==> flow/design.v <==
module apb_slave (
	input  wire sys_clk,
	input  wire sys_rst_n,
	input  wire tim_psel,
	input  wire tim_penable,
	input  wire tim_pwrite,
	output wire tim_pready,
	output wire wr_en,
	output wire rd_en
);
	reg  apb_access;
	wire apb_access_pre;
	assign wr_en          = tim_pready  & tim_pwrite;
	assign rd_en          = tim_pready  & ~tim_pwrite;
	assign tim_pready     = apb_access  & tim_penable;
	assign apb_access_pre = tim_penable & tim_psel;
	always @(posedge sys_clk, negedge sys_rst_n) begin
		if (!sys_rst_n) begin
			apb_access <= 1'b0;
		end else begin
			apb_access <= apb_access_pre;
		end
	end
endmodule
module counter (
	input  wire sys_clk,
	input  wire sys_rst_n,
	input  wire timer_en,
	input  wire div_en,
	input  wire [3:0]  div_val,
	input  wire [63:0] cnt_tdr,
	input  wire cnt_tdr_en,
	input  wire cnt_clr,
	input  wire timer_en_nedge,
	input  wire halt_en,
	output reg  [63:0] count,
	output reg  cnt_update
);
	reg  [63:0] cnt_pre;
	wire cnt_en;
	wire pulse;
	reg  [7:0]  sub_cnt;
	wire [7:0]  sub_cnt_pre;
	reg  [7:0]  sub_cnt_cmp;
	wire sub_cnt_clr;
	wire sub_cnt_en;
	assign cnt_en = ~halt_en && timer_en && (!div_en || (div_val==0) || pulse );
	always @(posedge sys_clk, negedge sys_rst_n) begin
		if (!sys_rst_n) begin
			cnt_update <= 1'b0;
		end else begin
			cnt_update <= cnt_en;
		end
	end
	always @(*) begin
		if( ((cnt_clr & cnt_en) | timer_en_nedge) & (~halt_en) ) begin
			cnt_pre = 64'h0;
		end else begin
			if (cnt_tdr_en) begin
				cnt_pre = cnt_tdr;
			end else begin
				if (cnt_en) begin
					cnt_pre = count + 1;
				end else begin
					cnt_pre = count;
				end
			end
		end
	end
	always @(posedge sys_clk, negedge sys_rst_n) begin
		if (!sys_rst_n) begin
			count <= 64'b0;
		end else begin
			count <= cnt_pre;
		end
	end
	always @(*) begin
		case (div_val)
			4'h0: sub_cnt_cmp = 8'd0;
			4'h2: sub_cnt_cmp = 8'd3;
			4'h3: sub_cnt_cmp = 8'd7;
			4'h4: sub_cnt_cmp = 8'd15;
			4'h5: sub_cnt_cmp = 8'd31;
			4'h6: sub_cnt_cmp = 8'd63;
			4'h7: sub_cnt_cmp = 8'd127;
			4'h8: sub_cnt_cmp = 8'd255;
			default: sub_cnt_cmp = 8'd1;
		endcase
	end
	assign pulse       = sub_cnt == sub_cnt_cmp;
	assign sub_cnt_pre = sub_cnt_clr ? 8'h0 : sub_cnt_en ? sub_cnt+1 : sub_cnt;
	assign sub_cnt_clr = ~halt_en & (~timer_en | ~div_en | pulse);
	assign sub_cnt_en  = ~halt_en & timer_en & div_en & (div_val!=0);
	always @(posedge sys_clk, negedge sys_rst_n) begin
		if (!sys_rst_n) begin
			sub_cnt <= 8'b0;
		end else begin
			sub_cnt <= sub_cnt_pre;
		end
	end
endmodule
module register (
	input  wire sys_clk,
	input  wire sys_rst_n,
	input  wire wr_en,
	input  wire rd_en,
	input  wire [11:0] tim_paddr,
	input  wire [31:0] tim_pwdata,
	input  wire [3:0]  tim_pstrb,
	output reg  [31:0] tim_prdata,
	output wire tim_pslverr,
	output wire tim_int,
	input  wire dbg_mode,
	input  wire cnt_update,
	input  wire [63:0] count,
	output wire timer_en,
	output wire div_en,
	output wire [3:0]  div_val,
	output wire [63:0] cnt_tdr,
	output wire cnt_tdr_en,
	output wire cnt_clr,
	output wire timer_en_nedge,
	output wire halt_en
);
	reg  [31:0] TCR_reg;
	reg  [31:0] TDR0_reg;
	reg  [31:0] TDR1_reg;
	reg  [31:0] TCMP0_reg;
	reg  [31:0] TCMP1_reg;
	reg  [31:0] TIER_reg;
	reg  [31:0] TISR_reg;
	reg  [31:0] THCSR_reg;
	wire [5:0]  TCR_pre;
	reg  [31:0] TDR0_pre;
	reg  [31:0] TDR1_pre;
	wire [31:0] TCMP0_pre;
	wire [31:0] TCMP1_pre;
	wire THCSR_pre;
	wire TIER_pre;
	wire TISR_pre;
	wire TCR_sel0;
	wire TCR_sel1;
	wire TDR0_sel;
	wire TDR1_sel;
	wire TCMP0_sel;
	wire TCMP1_sel;
	wire TIER_sel;
	wire TISR_clr;
	wire TISR_set;
	wire THCSR_sel;
	wire prohibit_err;
	wire div_en_err;
	wire div_val_err;
	reg  timer_en_next;
	function [31:0] strobe_merge;
		input [3:0]  pstrb;
		input [31:0] pwdata;
		input [31:0] data_reg;
		reg   [31:0] mask;
		begin
			mask = {{8{pstrb[3]}},
				{8{pstrb[2]}},
				{8{pstrb[1]}},
				{8{pstrb[0]}}};
			strobe_merge = (pwdata & mask) | (data_reg & (~mask));
		end
	endfunction
	assign timer_en    = TCR_reg[0];
	assign div_en      = TCR_reg[1];
	assign div_val     = TCR_reg[11:8];
	assign cnt_tdr     = {TDR1_pre,TDR0_pre};
	assign cnt_tdr_en  = TDR0_sel | TDR1_sel;
	assign cnt_clr     = TISR_set;
	assign halt_en     = dbg_mode & THCSR_reg[0];
	assign tim_int     = TIER_reg[0] & TISR_reg[0];
	assign div_en_err  = TCR_sel0 & TCR_reg[0] & (TCR_reg[1] !== tim_pwdata[1]);
	assign div_val_err = TCR_sel1 & TCR_reg[0] & (TCR_reg[11:8] !== tim_pwdata[11:8]);
	assign prohibit_err= TCR_sel1 & (tim_pwdata[11:8]>4'h8);
	assign tim_pslverr = div_en_err | div_val_err | prohibit_err;
	assign TCR_sel0     = wr_en & (tim_paddr === 12'h0) & tim_pstrb[0];
	assign TCR_sel1     = wr_en & (tim_paddr === 12'h0) & tim_pstrb[1];
	assign TCR_pre[1:0] = TCR_sel0 & ~tim_pslverr ? tim_pwdata[1:0]  : TCR_reg[1:0];
	assign TCR_pre[5:2] = TCR_sel1 & ~tim_pslverr ? tim_pwdata[11:8] : TCR_reg[11:8];
	assign timer_en_nedge = timer_en_next & (~timer_en);
	always @(posedge sys_clk, negedge sys_rst_n) begin
		if (!sys_rst_n) begin
			timer_en_next <= 1'b0;
		end else begin
			timer_en_next <= timer_en;
		end
	end
	assign TDR0_sel = wr_en & (tim_paddr === 12'h4);
	always @(*) begin
		if(TDR0_sel) begin
			TDR0_pre = strobe_merge(tim_pstrb,tim_pwdata,TDR0_reg);
		end else begin
			if (timer_en_nedge) begin
				TDR0_pre = 32'h0;
			end else begin
				if (cnt_update) begin
					TDR0_pre = count[31:0];
				end else begin
					TDR0_pre = TDR0_reg;
				end
			end
		end
	end
	assign TDR1_sel  = wr_en & (tim_paddr === 12'h8);
	always @(*) begin
		if(TDR1_sel) begin
			TDR1_pre = strobe_merge(tim_pstrb,tim_pwdata,TDR1_reg);
		end else begin
			if (timer_en_nedge) begin
				TDR1_pre = 32'h0;
			end else begin
				if (cnt_update) begin
					TDR1_pre = count[63:32];
				end else begin
					TDR1_pre = TDR1_reg;
				end
			end
		end
	end
	assign TCMP0_sel = wr_en & (tim_paddr === 12'hC);
	assign TCMP0_pre = TCMP0_sel ? strobe_merge(tim_pstrb,tim_pwdata,TCMP0_reg) : TCMP0_reg;
	assign TCMP1_sel = wr_en & (tim_paddr === 12'h10);
	assign TCMP1_pre = TCMP1_sel ? strobe_merge(tim_pstrb,tim_pwdata,TCMP1_reg) : TCMP1_reg;
	assign TIER_sel  = wr_en & tim_pstrb[0] & (tim_paddr === 12'h14);
	assign TIER_pre  = TIER_sel ? tim_pwdata[0] : TIER_reg[0];
	assign TISR_clr  = wr_en & tim_pstrb[0] & tim_pwdata[0] & (tim_paddr === 12'h18);
	assign TISR_set  = count === {TCMP1_reg,TCMP0_reg};
	assign TISR_pre  = TISR_clr ? 1'b0 : ( TISR_set ? 1'b1 : TISR_reg[0]);
	assign THCSR_sel    = wr_en & tim_pstrb[0] & (tim_paddr === 12'h1C);
	assign THCSR_pre    = THCSR_sel ? tim_pwdata[0] : THCSR_reg[0];
	always @(*) begin
		if (rd_en) begin
			case (tim_paddr)
				12'h00: tim_prdata = TCR_reg;
				12'h04: tim_prdata = TDR0_reg;
				12'h08: tim_prdata = TDR1_reg;
				12'h0C: tim_prdata = TCMP0_reg;
				12'h10: tim_prdata = TCMP1_reg;
				12'h14: tim_prdata = TIER_reg;
				12'h18: tim_prdata = TISR_reg;
				12'h1C: tim_prdata = THCSR_reg;
				default: tim_prdata = 32'h0;
			endcase
		end else begin
			tim_prdata = 32'h0;
		end
	end
	always @(posedge sys_clk, negedge sys_rst_n) begin
		if (!sys_rst_n) begin
			TCR_reg <= 32'h0000_0100;
		end else begin
			TCR_reg[1:0]  <= TCR_pre[1:0];
			TCR_reg[11:8] <= TCR_pre[5:2];
		end
	end
	always @(posedge sys_clk, negedge sys_rst_n) begin
		if (!sys_rst_n) begin
			TDR0_reg <= 32'h0;
		end else begin
			TDR0_reg <= TDR0_pre;
		end
	end
	always @(posedge sys_clk, negedge sys_rst_n) begin
		if (!sys_rst_n) begin
			TDR1_reg <= 32'h0;
		end else begin
			TDR1_reg <= TDR1_pre;
		end
	end
	always @(posedge sys_clk, negedge sys_rst_n) begin
		if (!sys_rst_n) begin
			TCMP0_reg <= 32'hFFFF_FFFF;
		end else begin
			TCMP0_reg <= TCMP0_pre;
		end
	end
	always @(posedge sys_clk, negedge sys_rst_n) begin
		if (!sys_rst_n) begin
			TCMP1_reg <= 32'hFFFF_FFFF;
		end else begin
			TCMP1_reg <= TCMP1_pre;
		end
	end
	always @(posedge sys_clk, negedge sys_rst_n) begin
		if (!sys_rst_n) begin
			TIER_reg <= 32'h0;
		end else begin
			TIER_reg[0] <= TIER_pre;
		end
	end
	always @(posedge sys_clk, negedge sys_rst_n) begin
		if (!sys_rst_n) begin
			TISR_reg <= 32'h0;
		end else begin
			TISR_reg[0] <= TISR_pre;
		end
	end
	always @(posedge sys_clk, negedge sys_rst_n) begin
		if (!sys_rst_n) begin
			THCSR_reg <= 32'h0;
		end else begin
			THCSR_reg[0] <= THCSR_pre;
			THCSR_reg[1] <= dbg_mode & THCSR_reg[0];
		end
	end
endmodule
module timer_top (
	input  wire sys_clk,
	input  wire sys_rst_n,
	input  wire tim_psel,
	input  wire tim_penable,
	input  wire tim_pwrite,
	input  wire [11:0] tim_paddr,
	input  wire [31:0] tim_pwdata,
	input  wire [3:0]  tim_pstrb,
	output wire [31:0] tim_prdata,
	output wire tim_pslverr,
	output wire tim_pready,
	output wire tim_int,
	input  wire dbg_mode
);
	wire wr_en;
	wire rd_en;
	wire timer_en;
	wire div_en;
	wire [3:0]  div_val;
	wire [63:0] cnt_tdr;
	wire cnt_tdr_en;
	wire cnt_clr;
	wire timer_en_nedge;
	wire [63:0] count;
	wire cnt_update;
	wire halt_en;
	apb_slave apb_slave_u(
		.sys_clk        (sys_clk        ),
		.sys_rst_n      (sys_rst_n      ),
		.tim_psel       (tim_psel       ),
		.tim_penable    (tim_penable    ),
		.tim_pwrite     (tim_pwrite     ),
		.tim_pready     (tim_pready     ),
		.wr_en          (wr_en          ),
		.rd_en          (rd_en          )
	);	
	register register_u (
		.sys_clk        (sys_clk        ),
		.sys_rst_n      (sys_rst_n      ),
		.wr_en          (wr_en          ),
		.rd_en          (rd_en          ),
		.tim_paddr      (tim_paddr      ),
		.tim_pwdata     (tim_pwdata     ),
		.tim_prdata     (tim_prdata     ),
		.tim_pstrb      (tim_pstrb      ),
		.tim_pslverr    (tim_pslverr    ),
		.tim_int        (tim_int        ),
		.dbg_mode       (dbg_mode       ),
		.timer_en       (timer_en       ),
		.div_en         (div_en         ),
		.div_val        (div_val        ),
		.cnt_tdr        (cnt_tdr        ),
		.cnt_tdr_en     (cnt_tdr_en     ),	
		.cnt_clr        (cnt_clr        ),
		.timer_en_nedge (timer_en_nedge ),
		.count          (count          ),
		.cnt_update     (cnt_update     ),
		.halt_en        (halt_en        )
	);
	counter counter_u (
		.sys_clk        (sys_clk        ),
		.sys_rst_n      (sys_rst_n      ),
		.timer_en       (timer_en       ),
		.div_en         (div_en         ),
		.div_val        (div_val        ),
		.cnt_tdr        (cnt_tdr        ),
		.cnt_tdr_en     (cnt_tdr_en     ),	
		.timer_en_nedge (timer_en_nedge ),
		.cnt_clr        (cnt_clr        ),
		.count          (count          ),
		.cnt_update     (cnt_update     ),
		.halt_en        (halt_en        )
	);
endmodule
* Step by step through the tools: timer_top
What the tools print for timer_top, step after step. Line numbers count from 1 in the design file above. Operators carry their Yosys type and port widths (W data, S select, Z words). Not given: n/a
Inputs: top timer_top, clock sys_clk, library sky130hd, timing corner tt_025C_1v80

* Word-level counts
Counts by Yosys on the flattened word-level netlist (proc, flatten, opt, wreduce; memories kept). Register bits leave out memories and registers merged into their read ports (data or address). Print and check cells are left out. Cells with the same type and inputs are merged into one. Memory sizes are those after Yosys's memory passes, which may raise the word count (mostly to a power of two), join words into wider ones and drop unused or constant bits.
Operators by class: add/sub/neg operators 2, reduce/logical cells 11, eq/ne operators 19, multiplexer cells 15, bitwise logic cells 53, $lt $le $gt $ge 1
Operators with widths (count):
- $pmux W32 S8 | 1
- $mux W32 | 7
- $mux W64 | 3
- $and A32 B32 Y32 | 5
- $or A32 B32 Y32 | 4
- $add A64 B1 Y64 const B | 1
- $eqx A64 B64 Y1 | 1
- $eq A12 B5 Y1 const B | 4
- $eqx A12 B5 Y1 const B | 4
- $and A1 B1 Y1 | 32
- $not A32 Y32 | 1
- $eq A12 B4 Y1 const B | 2
- $eqx A12 B4 Y1 const B | 2
- $mux W8 | 2
- $eqx A12 B1 Y1 const B | 1
- $eq A12 B3 Y1 const B | 1
- $eqx A12 B3 Y1 const B | 1
- $logic_not A12 Y1 | 1
- $add A8 B1 Y8 const B | 1
- $eq A8 B8 Y1 | 1
- $or A1 B1 Y1 | 6
- $not A1 Y1 | 5
- $reduce_bool A2 Y1 | 2
- $gt A4 B4 Y1 const B | 1
- $nex A4 B4 Y1 | 1
- $logic_not A4 Y1 | 1
- $reduce_bool A4 Y1 | 1
- $reduce_bool A3 Y1 | 1
Not listed: further kinds 5, cells in them 8.
Word-level totals: ROM bits 128, word-level cells 117, memories 1, bits in registers 213
Memories:
- (name not given) | words 16, width 8, read ports 1, write ports 0, RTL line 78 | case (div_val)

* Depth
Yosys ltp: most cells in a row. Word level: on the elaborated netlist, between registers, memories and ports. Mapped: between sequential cells and ports; inverters and the memories' decode and read muxes count.
Depth: depth after elaboration 10, ABC_AREA 1, mapped depth 18, mapped depth without buffers 16

* After synthesis
Source: synth_stat.txt of the flow (Yosys; design flattened, memories mapped). It holds for the ABC_AREA given above (unset counts as 0); a run with the other value may have another netlist. Totals and module areas in this step are rounded.
Cell types (count):
- sky130_fd_sc_hd__dfrtp_1 | 148
- sky130_fd_sc_hd__nand2_1 | 887
- sky130_fd_sc_hd__dfstp_2 | 65
- sky130_fd_sc_hd__o21ai_0 | 232
- sky130_fd_sc_hd__inv_1 | 295
- sky130_fd_sc_hd__nor2_1 | 236
- sky130_fd_sc_hd__a21oi_1 | 108
- sky130_fd_sc_hd__nand3_1 | 108
- sky130_fd_sc_hd__xnor2_1 | 48
- sky130_fd_sc_hd__clkbuf_1 | 73
- sky130_fd_sc_hd__xor2_1 | 21
- sky130_fd_sc_hd__nand4_1 | 28
- sky130_fd_sc_hd__buf_2 | 34
- sky130_fd_sc_hd__o211ai_1 | 20
- sky130_fd_sc_hd__nand3_2 | 14
- sky130_fd_sc_hd__nor3_1 | 27
- sky130_fd_sc_hd__a221oi_1 | 12
- sky130_fd_sc_hd__a41oi_1 | 12
Not listed: further types 27, cells in them 96.
Synthesis totals: area of sequential cells 0.00541 mm2, buffer cells 127, cell count 2464, chip area (Yosys) 0.0155 mm2, flip-flop cells 213

* Path before layout
Source: OpenSTA report_checks on the synthesized netlist (no wires, ideal clock, input and output delay 20% of the period each), path of least setup slack; recovery checks are left aside. Register names are those of the netlist, which keeps one name where synthesis merged equal registers.
Path after synthesis: path kind input port to output port, start point in tim_paddr[11], end point out tim_prdata[12], delay of the path 1.484 ns, slack 2.416 ns, launch time at the first pin 1.300 ns, buffers on the path 1, stages on the path 10, arrival time 2.784 ns, external input delay 1.300 ns, clock period 6.5 ns, synthesis period reached 4.084 ns
"delay of the path" = arrival - input delay + setup time. At an output port there is no setup time. "stages on the path": output pins that drive a net of the path, with the launching flip-flop's if there is one; two outputs of one cell count as two. "synthesis period reached" = period - worst setup slack (recovery checks aside). The figure is calculated, with input and output delays left at 20% of the set period. Between the ends stands the longest chain of elaborated cells between them, by number of cells; it is not shown to be the way that was timed. Of several equally long chains one is given. A line is the first line of the expression or statement that the cell stems from. Yosys adds cells for indexed reads and writes and turns some case tables into memories.
Between the ends, after synthesis: cells stage by stage sky130_fd_sc_hd__nor2_1 sky130_fd_sc_hd__nand2_1 sky130_fd_sc_hd__nor2_2 sky130_fd_sc_hd__nand2_1 sky130_fd_sc_hd__inv_2 sky130_fd_sc_hd__nor2_1 sky130_fd_sc_hd__nand4_1 sky130_fd_sc_hd__nand3_1 sky130_fd_sc_hd__clkbuf_1 sky130_fd_sc_hd__a41oi_1, cells in the longest elaborated chain 3, elaborated cells on any way between the ends 10, those cells by class eq/ne (7); mux (2); reduce/logical (1)
RTL lines, path after synthesis:
- from (decl) | RTL line 317 | input wire [11:0] tim_paddr,
- $eq A12 B5 Y1 | RTL line 237 | case (tim_paddr)
- $pmux W32 S8 | RTL line 237
- $mux W32 | RTL line 236 | if (rd_en) begin
- to (decl) | RTL line 320 | output wire [31:0] tim_prdata,

* Worst path after layout
Path of least setup slack in the final report of entry A (OpenROAD, finished layout, wires in). Where an end is a register, its clock arrival counts in the times.
Path after layout: path kind input port to output port, start point in tim_paddr[1], end point out tim_prdata[12], launch time at the first pin 1.23 ns, clock period 6.13 ns, buffers on the path 4, external input delay 1.23 ns, slack 0.81 ns, arrival time 4.10 ns, stages on the path 13
Between the ends stands the longest chain of elaborated cells between them, by number of cells; it is not shown to be the way that was timed. Of several equally long chains one is given.
Between the ends, after layout: cells stage by stage sky130_fd_sc_hd__clkdlybuf4s50_1 sky130_fd_sc_hd__nor2_2 sky130_fd_sc_hd__nand2_1 sky130_fd_sc_hd__nor2_4 sky130_fd_sc_hd__nand2_1 sky130_fd_sc_hd__buf_4 sky130_fd_sc_hd__inv_6 sky130_fd_sc_hd__nor2_1 sky130_fd_sc_hd__nand4_1 sky130_fd_sc_hd__nand3_2 sky130_fd_sc_hd__buf_6 sky130_fd_sc_hd__a41oi_1 sky130_fd_sc_hd__clkdlybuf4s50_1, cells in the longest elaborated chain 3, elaborated cells on any way between the ends 10, those cells by class eq/ne (7); mux (2); reduce/logical (1)
RTL lines, path after layout:
- from (decl) | RTL line 317 | input wire [11:0] tim_paddr,
- $eq A12 B5 Y1 | RTL line 237 | case (tim_paddr)
- $pmux W32 S8 | RTL line 237
- $mux W32 | RTL line 236 | if (rd_en) begin
- to (decl) | RTL line 320 | output wire [31:0] tim_prdata,

==> results <==
Top module timer_top; platform sky130hd; tools Yosys and OpenROAD; 2 stored runs in no particular order. Input and output delays are each 20% of the period that was set; the output load is 0.01 pF.
"reached clock period" = clock period - worst setup slack. The figure is calculated, with input and output delays left at 20% of the set period.
"critical setup path time" means the part of the period allowed to the worst setup path (the constraints hold back 20% at inputs and 20% at outputs) less its slack; where the path has registers, the arrival times of their clocks count too.
"overall power": no workload was simulated; the value follows from the tool's default switching activity.
Measured values are rounded.

[entry A] flow files
==> flow/run.sh <==
#!/bin/bash
# the make line also repeats the synthesis and layout settings of config.mk as NAME=value (left out here)
make -C /OpenROAD-flow-scripts/flow DESIGN_CONFIG=/design/flow/config.mk WORK_HOME=/design/flow/orfs CLKGATE_MAP_FILE= finish
==> flow/config.mk <==
export PLATFORM = sky130hd
export DESIGN_NAME = timer_top
export DESIGN_NICKNAME = timer_top
export VERILOG_FILES = /design/flow/design.v
export SDC_FILE = /design/flow/constraint.sdc
export NUM_CORES = 4
export LEC_CHECK = 0
export ABC_AREA = 1
export CAP_MARGIN = 20
export CORE_MARGIN = 9
export CORE_UTILIZATION = 22
export CTS_CLUSTER_SIZE = 61
export GPL_TIMING_DRIVEN = 1
export MIN_ROUTING_LAYER = met2
export PLACE_DENSITY_LB_ADDON = 0.26
export SETUP_SLACK_MARGIN = 0.69
export SLEW_MARGIN = 35
export TNS_END_PERCENT = 50
==> flow/constraint.sdc <==
create_clock -name core_clock -period 6.13 [get_ports {sys_clk}]
set_input_delay 1.2260 -clock core_clock [delete_from_list [all_inputs] [get_ports {sys_clk}]]
set_output_delay 1.2260 -clock core_clock [all_outputs]
set_load 0.01 [all_outputs]

[entry A] result: chip area after synthesis (Yosys) 0.0155 mm2; area of the die 0.0804 mm2; standard-cell area after routing 0.0182 mm2; post-layout utilization 26.3 %; setup slack of the worst path 0.808 ns; total negative slack on setup checks 0.000 ns; worst hold slack 0.509 ns; overall power 0.00327 W; reached clock period 5.322 ns; critical setup path time 2.87 ns; type of the worst setup path input port to output port

[entry B] flow files
==> flow/run.sh <==
#!/bin/bash
# the make line also repeats the synthesis and layout settings of config.mk as NAME=value (left out here)
make -C /OpenROAD-flow-scripts/flow DESIGN_CONFIG=/design/flow/config.mk WORK_HOME=/design/flow/orfs CLKGATE_MAP_FILE= finish
==> flow/config.mk <==
export PLATFORM = sky130hd
export DESIGN_NAME = timer_top
export DESIGN_NICKNAME = timer_top
export VERILOG_FILES = /design/flow/design.v
export SDC_FILE = /design/flow/constraint.sdc
export NUM_CORES = 4
export LEC_CHECK = 0
export CAP_MARGIN = 20
export CORE_MARGIN = 2
export CORE_UTILIZATION = 68
export GPL_TIMING_DRIVEN = 1
export MIN_ROUTING_LAYER = met1
export PLACE_DENSITY_LB_ADDON = 0.26
export SETUP_SLACK_MARGIN = -0.54
export SLEW_MARGIN = 35
export TNS_END_PERCENT = 95
==> flow/constraint.sdc <==
create_clock -name core_clock -period 6.13 [get_ports {sys_clk}]
set_input_delay 1.2260 -clock core_clock [delete_from_list [all_inputs] [get_ports {sys_clk}]]
set_output_delay 1.2260 -clock core_clock [all_outputs]
set_load 0.01 [all_outputs]

[entry B] result: chip area after synthesis (Yosys) 0.0133 mm2; area of the die 0.0207 mm2; standard-cell area after routing 0.0151 mm2; post-layout utilization 78.3 %; setup slack of the worst path 0.873 ns; total negative slack on setup checks 0.000 ns; worst hold slack 0.542 ns; overall power 0.00296 W; reached clock period 5.257 ns; critical setup path time 2.81 ns; type of the worst setup path input port to output port
